==> flow/design.v <==
module cfg_count_stat  #(
    parameter DATA_WIDTH = 1 
)(
    input                     clk,
    input                     rstn,
    input                     rd_count_mode,      
    input                     sample_mode,        
    input                     rd,
    input    [DATA_WIDTH-1:0] data_in,
    input                     data_in_vld,
    input                     wr,                 
    input    [31:0]           wr_data,
    output  reg [31:0]        data_out 
);
reg [31:0] data_tmp;
reg  data_in_r;
always @ (posedge clk)
begin
    if (!rstn)
        data_in_r <= 0;
    else
        data_in_r <= data_in;
end
always @ (posedge clk)
begin
    if (!rstn)
        data_out <= 0;
    else if(rd)begin
        if (sample_mode)
            if (data_in_vld)
                data_out <= data_tmp + data_in;
            else
                data_out <= data_tmp;
        else
            data_out <= data_tmp ;
    end
end
always @ (posedge clk)
begin
    if (!rstn)
        data_tmp <= 0;
    else if (wr)
        data_tmp <= wr_data;
    else if(data_in_vld)begin
        case ({rd,rd_count_mode,sample_mode})
        3'b000: data_tmp <= data_tmp + (data_in && !data_in_r);
        3'b001: data_tmp <= data_tmp + data_in;
        3'b010: data_tmp <= data_tmp + (data_in && !data_in_r);
        3'b011: data_tmp <= data_tmp + data_in;
        3'b100: data_tmp <= 0; 
        3'b101: data_tmp <= 0;
        3'b110: data_tmp <= data_tmp + (data_in && !data_in_r);
        3'b111: data_tmp <= data_tmp + data_in;
        endcase
    end
    else if (rd && !rd_count_mode) begin
        data_tmp <= 0;
    end
end
endmodule
module cfg#(
    parameter ADDR_WIDTH = 32,
    parameter DATA_WIDTH = 32
)(
    input                             clk          ,
    input                             rstn         ,
    input        [ADDR_WIDTH - 1 : 0] addr         ,
    input        [DATA_WIDTH - 1 : 0] wdata        ,
    output  reg  [DATA_WIDTH - 1 : 0] rdata        ,
    output  reg                       rdata_vld    ,
    input                             wr           ,
    input                             rd           ,
    output  reg  [DATA_WIDTH - 1 : 0] addr_0_2     ,
    output  reg  [DATA_WIDTH - 1 : 0] addr_0_3     ,
    output  reg  [DATA_WIDTH - 1 : 0] addr_0_4     ,
    output  reg  [DATA_WIDTH - 1 : 0] addr_1_0     ,
    output  reg  [DATA_WIDTH - 1 : 0] addr_1_1     ,
    output  reg  [DATA_WIDTH - 1 : 0] addr_1_2     ,
    output  reg  [DATA_WIDTH - 1 : 0] addr_1_3     ,
    output  reg  [DATA_WIDTH - 1 : 0] addr_1_4     ,
    input        [DATA_WIDTH - 1 : 0] addr_2_0     ,
    input        [DATA_WIDTH - 1 : 0] addr_2_1     ,
    input        [DATA_WIDTH - 1 : 0] addr_2_2     ,
    input        [DATA_WIDTH - 1 : 0] addr_2_3      
);
localparam  RD_COUNT_MODE_0   = 6'h0  ;   
localparam  SAMPLE_MODE_0   = 6'h1  ;   
localparam  ADDR_0_2   = 6'h2  ;   
localparam  ADDR_0_3   = 6'h3  ;   
localparam  ADDR_0_4   = 6'h4  ;   
localparam  ADDR_1_0   = 6'h10  ;   
localparam  ADDR_1_1   = 6'h11  ;   
localparam  ADDR_1_2   = 6'h12  ;   
localparam  ADDR_1_3   = 6'h13  ;   
localparam  ADDR_1_4   = 6'h14  ;   
localparam  ADDR_2_0   = 6'h20  ;   
localparam  ADDR_2_1   = 6'h21  ;   
localparam  ADDR_2_2   = 6'h22  ;   
localparam  ADDR_2_3   = 6'h23  ;   
reg rd_count_mode;
reg sample_mode;
reg rdata_vld_r ;
reg rd_r;
reg [31:0]  addr_r;
reg [DATA_WIDTH - 1 : 0] addr_2_3_cnt;      
always @ (posedge clk)
begin
    rd_r <= rd ;
    addr_r   <= addr ;
end
always @ (posedge clk)
begin
    rdata_vld_r <= rd ;
    rdata_vld   <= rdata_vld_r ;
end
always @ (posedge clk)
begin
    if (!rstn)begin
        rd_count_mode  <= 1'h0 ;
        sample_mode  <= 1'h0 ;
        addr_0_2  <= 32'h0 ;
        addr_0_3  <= 32'h0 ;
        addr_0_4  <= 32'h0 ;
        addr_1_0  <= 32'h0 ;
        addr_1_1  <= 32'h0 ;
        addr_1_2  <= 32'h0 ;
        addr_1_3  <= 32'h0 ;
        addr_1_4  <= 32'h0 ;
    end
    else if (wr) begin
        case (addr[5:0])
            RD_COUNT_MODE_0 :
                rd_count_mode <= wdata[0] ;
            SAMPLE_MODE_0 :
                sample_mode <= wdata[0] ;
            ADDR_0_2 :
                addr_0_2 <= wdata ;
            ADDR_0_3 :
                addr_0_3 <= wdata ;
            ADDR_0_4 :
                addr_0_4 <= wdata ;
            ADDR_1_0 :
                addr_1_0 <= wdata ;
            ADDR_1_1 :
                addr_1_1 <= wdata ;
            ADDR_1_2 :
                addr_1_2 <= wdata ;
            ADDR_1_3 :
                addr_1_3 <= wdata ;
            ADDR_1_4 :
                addr_1_4 <= wdata ;
        endcase
    end
end
always @ (posedge clk)
begin
    if (!rstn) begin
        rdata <= 32'b0;
    end
    else if (rd_r) begin
        case (addr_r[5:0])
            RD_COUNT_MODE_0:
                rdata <= {31'b0,rd_count_mode};
            SAMPLE_MODE_0:
                rdata <= {31'b0,sample_mode};
            ADDR_0_2:
                rdata <= addr_0_2;
            ADDR_0_3:
                rdata <= addr_0_3;
            ADDR_0_4:
                rdata <= addr_0_4;
            ADDR_1_0:
                rdata <= addr_1_0;
            ADDR_1_1:
                rdata <= addr_1_1;
            ADDR_1_2:
                rdata <= addr_1_2;
            ADDR_1_3:
                rdata <= addr_1_3;
            ADDR_1_4:
                rdata <= addr_1_4;
            ADDR_2_0:
                rdata <= addr_2_0;
            ADDR_2_1:
                rdata <= addr_2_1;
            ADDR_2_2:
                rdata <= addr_2_2;
            ADDR_2_3:
                rdata <= addr_2_3_cnt;
            default :
                rdata <= 32'hf0f0f0f0;
        endcase
    end
end
wire addr_2_3_rd;
assign addr_2_3_rd = (addr[5:0] == ADDR_2_3 ) ? rd : 1'b0;
cfg_count_stat  addr_2_3_stat(
    .clk(clk),
    .rstn(rstn),
    .rd_count_mode(rd_count_mode),
    .sample_mode(sample_mode),
    .rd(addr_2_3_rd),
    .data_in(addr_2_3[0]),
    .data_in_vld(1'b1),
    .wr(wr && (addr[5:0] == ADDR_2_3)),
    .wr_data(wdata),
    .data_out(addr_2_3_cnt) 
);
endmodule
module cfg_test#(
    parameter DATA_WIDTH = 32
)(
    input clk,
    input rstn,
    input        [DATA_WIDTH - 1 : 0] in_0_2     ,
    input        [DATA_WIDTH - 1 : 0] in_0_3     ,
    input        [DATA_WIDTH - 1 : 0] in_0_4     ,
    input        [DATA_WIDTH - 1 : 0] in_1_0     ,
    input        [DATA_WIDTH - 1 : 0] in_1_1     ,
    input        [DATA_WIDTH - 1 : 0] in_1_2     ,
    input        [DATA_WIDTH - 1 : 0] in_1_3     ,
    input        [DATA_WIDTH - 1 : 0] in_1_4     ,
    output       [DATA_WIDTH - 1 : 0] out_2_0     ,
    output       [DATA_WIDTH - 1 : 0] out_2_1     ,
    output       [DATA_WIDTH - 1 : 0] out_2_2     ,
    output       [DATA_WIDTH - 1 : 0] out_2_3      
);
reg [18:0] cnt;
reg [31:0] reg_0_2;
reg [31:0] reg_2_0;
assign out_2_1 = 1'b1;
assign out_2_2 = 1'b0;
assign out_2_0 = reg_2_0;
always @ (posedge clk)
begin
    if (!rstn)
        reg_0_2 <= 0;
    else
        reg_0_2 <= in_0_2;
end
always @ (posedge clk)
begin
    if (!rstn)
        reg_2_0 <= 0;
    else
        reg_2_0 <= reg_0_2 + 1;
end
always @ (posedge clk)
begin
    if (!rstn)
        cnt <= 0;
    else 
        cnt <= cnt +1;
end
assign out_2_3 = (cnt <100) ? 1'b0 :1'b1;
endmodule
module cfg_test_top(
    input clk ,
    input rstn ,
    input        [32 - 1 : 0] addr         ,
    input        [32 - 1 : 0] wdata        ,
    output       [32 - 1 : 0] rdata        ,
    output                    rdata_vld    ,
    input                     wr           ,
    input                     rd            
);
wire [31:0] in_0_2   ;
wire [31:0] in_0_3   ;
wire [31:0] in_0_4   ;
wire [31:0] in_1_0   ;
wire [31:0] in_1_1   ;
wire [31:0] in_1_2   ;
wire [31:0] in_1_3   ;
wire [31:0] in_1_4   ;
wire [31:0] out_2_0  ;
wire [31:0] out_2_1  ;
wire [31:0] out_2_2  ;
wire [31:0] out_2_3  ;
cfg_test cfg_test_u0(
    .clk        ( clk       ),
    .rstn       ( rstn      ),
    .in_0_2     ( in_0_2    ),
    .in_0_3     ( in_0_3    ),
    .in_0_4     ( in_0_4    ),
    .in_1_0     ( in_1_0    ),
    .in_1_1     ( in_1_1    ),
    .in_1_2     ( in_1_2    ),
    .in_1_3     ( in_1_3    ),
    .in_1_4     ( in_1_4    ),
    .out_2_0    ( out_2_0   ),
    .out_2_1    ( out_2_1   ),
    .out_2_2    ( out_2_2   ),
    .out_2_3    ( out_2_3   )  
);
cfg cfg_u0(
    .clk          (clk         ),
    .rstn         (rstn        ),
    .addr         (addr        ),
    .wdata        (wdata       ),
    .rdata        (rdata       ),
    .rdata_vld    (rdata_vld   ),
    .wr           (wr          ),
    .rd           (rd          ),
    .addr_0_2     (in_0_2     ),
    .addr_0_3     (in_0_3     ),
    .addr_0_4     (in_0_4     ),
    .addr_1_0     (in_1_0     ),
    .addr_1_1     (in_1_1     ),
    .addr_1_2     (in_1_2     ),
    .addr_1_3     (in_1_3     ),
    .addr_1_4     (in_1_4     ),
    .addr_2_0     (out_2_0    ),
    .addr_2_1     (out_2_1    ),
    .addr_2_2     (out_2_2    ),
    .addr_2_3     (out_2_3    ) 
);
endmodule
======== Tool chain data of cfg_test_top ========
The steps from the RTL of cfg_test_top to its reports follow in flow order.
Line numbers count from 1 in the design file above.
Operators: Yosys type, input widths -> output width; for muxes data width and select width s.
Cell names lack the library's common part.
A cell with -- has no value.
design
  top module .............................. cfg_test_top
  clock input ............................. clk
  standard-cell library ................... sky130hd
  library corner .......................... tt_025C_1v80

======== Elaborated design ========
Yosys after proc, flatten, opt, wreduce and memory -nomap, before mapping. Enables and synchronous resets that opt folds into registers are not counted as muxes. Memory bits, and registers merged into a memory's read port (data or address), are not among the register bits. Print and check cells are not counted. Equal cells are merged and count once.
bit counts
  output and inout port bits .............. 33
  word-level cells ........................ 80
  register bits after elaboration ......... 446
  bits of input ports ..................... 68
cells by class
  add/subtract/negate cells ............... 4
  eq/ne operators ......................... 30
  reduce/logical cells .................... 19
  mux-type cells .......................... 6
  order comparisons ....................... 1
operators with widths
  kind                   number
  $pmux 32 s14           1
  $pmux 32 s3            1
  $add 32x1->32          2
  $mux 32                2
  $eq 6x5->1 const B     10
  $add 32x1->32 const B  1
  $eq 6x6->1 const B     5
  $eq 6x2->1 const B     4
  $reduce_and 2->1       10
  $add 19x1->19 const B  1
  $lt 19x7->1 const B    1
  $eq 3x3->1 const B     4
  $eq 6x1->1 const B     2
  $eq 6x3->1 const B     2
  $logic_not 6->1        2
  $eq 3x2->1 const B     2
  $reduce_or 3->1        2
  $eq 3x1->1 const B     1
  $logic_not 3->1        1
  $logic_and 1x1->1      2
  $reduce_or 2->1        1
  $mux 1                 2
  $logic_not 1->1        1

======== Logic depth ========
Longest topological path by Yosys (ltp), each cell counted once; first at word level (registers and memories cut), then after technology mapping (sequential cells cut; the memories' decode and read muxes count).
logic depth
  depth after elaboration ................. 6
  ABC_AREA ................................ 0
  depth in mapped cells ................... 11
  gate-level depth less buffers ........... 10

======== Mapped cells and area ========
Source: synth_stat.txt of the flow (Yosys; design flattened, memories mapped). It holds for the ABC_AREA given above (unset counts as 0); a run with the other value may have another netlist.
cells by type
  cell type  number  total area (µm²)
  dfxtp_1    446     8.93E+03
  nand2_1    587     2.2E+03
  a21oi_1    284     1.42E+03
  clkbuf_1   180     675.648
  a22o_1     48      420.403
  a22oi_1    54      405.389
  xnor2_1    45      394.128
  and3_1     59      369.104
  nor2_1     88      330.317
  o21ai_0    64      320.307
  and2_1     49      306.544
  xor2_1     33      289.027
  a211oi_1   38      285.274
  nand4_1    41      256.496
  nand3_1    41      205.197
  a222oi_1   16      160.154
  nor4_1     25      156.4
  a31oi_1    24      150.144
Not listed: further types 47, cells in them 230.
mapped netlist
  flip-flops .............................. 446
  buffer cells ............................ 218
  area of sequential cells ................ 8928.6 µm²
  synthesis area .......................... 18995.7 µm²
  cell count .............................. 2352
By module: a second synthesis without flattening, with its own total; a netlist apart from the flattened one above.
unflattened totals
  cell total of the unflattened synthesis .. 2543
  area (unflattened synthesis) ............ 20980.1 µm²
Rows give one instance, submodules left out.
modules
  module          area (µm²)  sequential area (µm²)  cells  times used
  cfg             13025.0     5965.7                 1609   1
  cfg_count_stat  4045.1      1301.2                 496    1
  cfg_test        3910.0      1661.6                 438    1
  cfg_test_top    0.0         0.0                    0      1

======== Timing after synthesis ========
OpenSTA on the mapped netlist: ideal clock, no wires. The path of least setup slack (recovery checks aside). Input and output delay are each 20% of the period. Register names are those of the netlist, which keeps one name where synthesis merged equal registers.
path post-synthesis
  path type ............................... input to register
  from .................................... in addr[3]
  to ...................................... reg cfg_u0.addr_2_3_stat.data_tmp[23]
  delay of the path ....................... 1.363 ns
  setup slack ............................. 2.637 ns
  input delay ............................. 1.000 ns
  period .................................. 5.0 ns
  data required time ...................... 4.938 ns
  arrival ................................. 2.301 ns
  buffers on the path ..................... 2
  setup time .............................. 0.062 ns
  launch time at the first pin ............ 1.000 ns
  driving pins on the path ................ 7
  period reached after synthesis .......... 2.363 ns
"delay of the path" = arrival - input delay + setup time.
"driving pins on the path": output pins that drive a net of the path, with the launching flip-flop's if there is one; two outputs of one cell count as two.
"period reached after synthesis" is the clock period less the worst setup slack; recovery checks do not enter. This is arithmetic on one report: input and output delays are still those of the set period (20% each).
The rows between start and end are the longest chain of elaborated cells between them; the timing report does not say that the signal goes this way. Where chains are equally long, one stands for them.
A line is the first line of the expression or statement that the cell stems from. Yosys adds cells for indexed reads and writes and turns some case tables into memories.
A register here has more assigning lines than the two given.
between the ends, post-synthesis
  cells stage by stage .................... nor4bb_1 buf_2 nand3_1 nor2_1 clkbuf_1 nand2_1 nand3_1
  length of the longest elaborated chain .. 6
  elaborated cells on any way between the ends .. 16
  those cells by class .................... eq/ne: 8; mux: 3; reduce/logical: 5
RTL lines, path post-synthesis
  what                line  source
  start: declaration  260   input        [32 - 1 : 0] addr         ,
  $eq 6x6->1          196   assign addr_2_3_rd = (addr[5:0] == ADDR_2_3 ) ? rd : 1'b0;
  $mux 1              196
  $eq 3x3->1          45    case ({rd,rd_count_mode,sample_mode})
  $reduce_or 3->1     --
  $pmux 32 s3         45
  $mux 32             42    else if (wr)
  end: assignment     43    data_tmp <= wr_data;
  end: assignment     46    3'b000: data_tmp <= data_tmp + (data_in && !data_in_r);
  end: declaration    15    reg [31:0] data_tmp;

======== Worst path after layout ========
Path of least setup slack in the final report of run A (OpenROAD, finished layout, wires in). Where an end is a register, its clock arrival counts in the times.
path post-layout
  path type ............................... register to register
  from .................................... reg cfg_test_u0.cnt[17]
  to ...................................... reg cfg_u0.addr_2_3_stat.data_tmp[8]
  launch time at the first pin ............ 0.60 ns
  data required time ...................... 3.75 ns
  buffers on the path ..................... 0
  period .................................. 3.3 ns
  driving pins on the path ................ 11
  arrival ................................. 3.68 ns
  setup time .............................. 0.15 ns
  setup slack ............................. 0.07 ns
The rows between start and end are the longest chain of elaborated cells between them; the timing report does not say that the signal goes this way. Where chains are equally long, one stands for them.
A register here has more assigning lines than the two given.
between the ends, post-layout
  cells stage by stage .................... dfxtp_1 nor4_2 o2111ai_2 nor2b_1 ha_1 ha_1 mux2i_2 nand2b_4 nor2_1 xnor2_1 o21ai_0
  length of the longest elaborated chain .. 6
  elaborated cells on any way between the ends .. 7
  those cells by class .................... add/sub: 2; compare: 1; mux: 3; reduce/logical: 1
RTL lines, path post-layout
  what                line  source
  start: declaration  228   reg [18:0] cnt;
  start: assignment   251   cnt <= 0;
  start: assignment   253   cnt <= cnt +1;
  $lt 19x7->1         255   assign out_2_3 = (cnt <100) ? 1'b0 :1'b1;
  $mux 1              255
  $logic_and 1x1->1   52    3'b110: data_tmp <= data_tmp + (data_in && !data_in_r);
  $add 32x1->32       52
  $pmux 32 s3         45    case ({rd,rd_count_mode,sample_mode})
  $mux 32             42    else if (wr)
  end: assignment     43    data_tmp <= wr_data;
  end: assignment     46    3'b000: data_tmp <= data_tmp + (data_in && !data_in_r);
  end: declaration    15    reg [31:0] data_tmp;
Nets of the timed path that keep an RTL name, with a line that drives or declares them; the list need not be complete.
nets with RTL names, path post-layout
  signal                           line
  cfg_u0.addr_2_3_stat.data_in[0]  255

# Flow runs of cfg_test_top

Design cfg_test_top on sky130hd. What follows are 2 stored runs of the flow, each under its own settings; their order means nothing. The constraints put input and output delay at 20% of the set period each and load the outputs with 0.01 pF.
By "achieved clock period (ns)" is meant the clock period of the run minus its worst setup slack. This is arithmetic on one report: input and output delays are still those of the set period (20% each).
"worst setup path time (ns)" = time allowed to the worst setup path (clock period - input delay - output delay, where it has them) - its slack; a late launch clock adds to it, a late capture clock takes from it.
"finish__power__total" rests on the timing tool's default activity at the inputs, not on a simulated workload.

Flow files of run A
==> flow/run.sh <==
#!/bin/bash
# the make line also repeats the synthesis and layout settings of config.mk as NAME=value (left out here)
make -C /OpenROAD-flow-scripts/flow DESIGN_CONFIG=/design/flow/config.mk WORK_HOME=/design/flow/orfs CLKGATE_MAP_FILE= finish
==> flow/config.mk <==
export PLATFORM = sky130hd
export DESIGN_NAME = cfg_test_top
export DESIGN_NICKNAME = cfg_test_top
export VERILOG_FILES = /design/flow/design.v
export SDC_FILE = /design/flow/constraint.sdc
export NUM_CORES = 4
export LEC_CHECK = 0
export ABC_AREA = 0
export CAP_MARGIN = 20
export CELL_PAD_IN_SITES_DETAIL_PLACEMENT = 1
export CORE_MARGIN = 2
export CORE_UTILIZATION = 58
export CTS_CLUSTER_SIZE = 68
export MAX_ROUTING_LAYER = met5
export MIN_ROUTING_LAYER = met1
export PLACE_DENSITY_LB_ADDON = 0.22
export SETUP_SLACK_MARGIN = 0.23
export SLEW_MARGIN = 20
==> flow/constraint.sdc <==
create_clock -name core_clock -period 3.3 [get_ports {clk}]
set_input_delay 0.6600 -clock core_clock [delete_from_list [all_inputs] [get_ports {clk}]]
set_output_delay 0.6600 -clock core_clock [all_outputs]
set_load 0.01 [all_outputs]

report of run A
yosys chip area after synthesis (um^2): 18995.7
finish__design__die__area: 34215.8
finish__design__instance__area__stdcell: 21725.8
finish__design__instance__utilization: 0.6712
finish__timing__setup__ws: 0.074
finish__timing__setup__tns: 0.000
finish__timing__hold__ws: 0.463
finish__power__total: 1.202e-02
achieved clock period (ns): 3.226
worst setup path time (ns): 3.23
worst setup path kind: register to register

Flow files of run B
==> flow/run.sh <==
#!/bin/bash
# the make line also repeats the synthesis and layout settings of config.mk as NAME=value (left out here)
make -C /OpenROAD-flow-scripts/flow DESIGN_CONFIG=/design/flow/config.mk WORK_HOME=/design/flow/orfs CLKGATE_MAP_FILE= finish
==> flow/config.mk <==
export PLATFORM = sky130hd
export DESIGN_NAME = cfg_test_top
export DESIGN_NICKNAME = cfg_test_top
export VERILOG_FILES = /design/flow/design.v
export SDC_FILE = /design/flow/constraint.sdc
export NUM_CORES = 4
export LEC_CHECK = 0
export CAP_MARGIN = 20
export CELL_PAD_IN_SITES_DETAIL_PLACEMENT = 0
export CORE_ASPECT_RATIO = 1.73
export CORE_MARGIN = 2
export CORE_UTILIZATION = 40
export CTS_CLUSTER_DIAMETER = 331
export CTS_CLUSTER_SIZE = 50
export GPL_ROUTABILITY_DRIVEN = 1
export HOLD_SLACK_MARGIN = 0.09
export MAX_ROUTING_LAYER = met4
export SETUP_SLACK_MARGIN = 1.09
export SLEW_MARGIN = 20
==> flow/constraint.sdc <==
create_clock -name core_clock -period 5.0 [get_ports {clk}]
set_input_delay 1.0000 -clock core_clock [delete_from_list [all_inputs] [get_ports {clk}]]
set_output_delay 1.0000 -clock core_clock [all_outputs]
set_load 0.01 [all_outputs]

report of run B
yosys chip area after synthesis (um^2): 18995.7
finish__design__die__area: 49314.1
finish__design__instance__area__stdcell: 20347.0
finish__design__instance__utilization: 0.4314
finish__timing__setup__ws: 1.676
finish__timing__setup__tns: 0.000
finish__timing__hold__ws: 0.463
finish__power__total: 5.505e-03
achieved clock period (ns): 3.324
worst setup path time (ns): 3.32
worst setup path kind: register to register
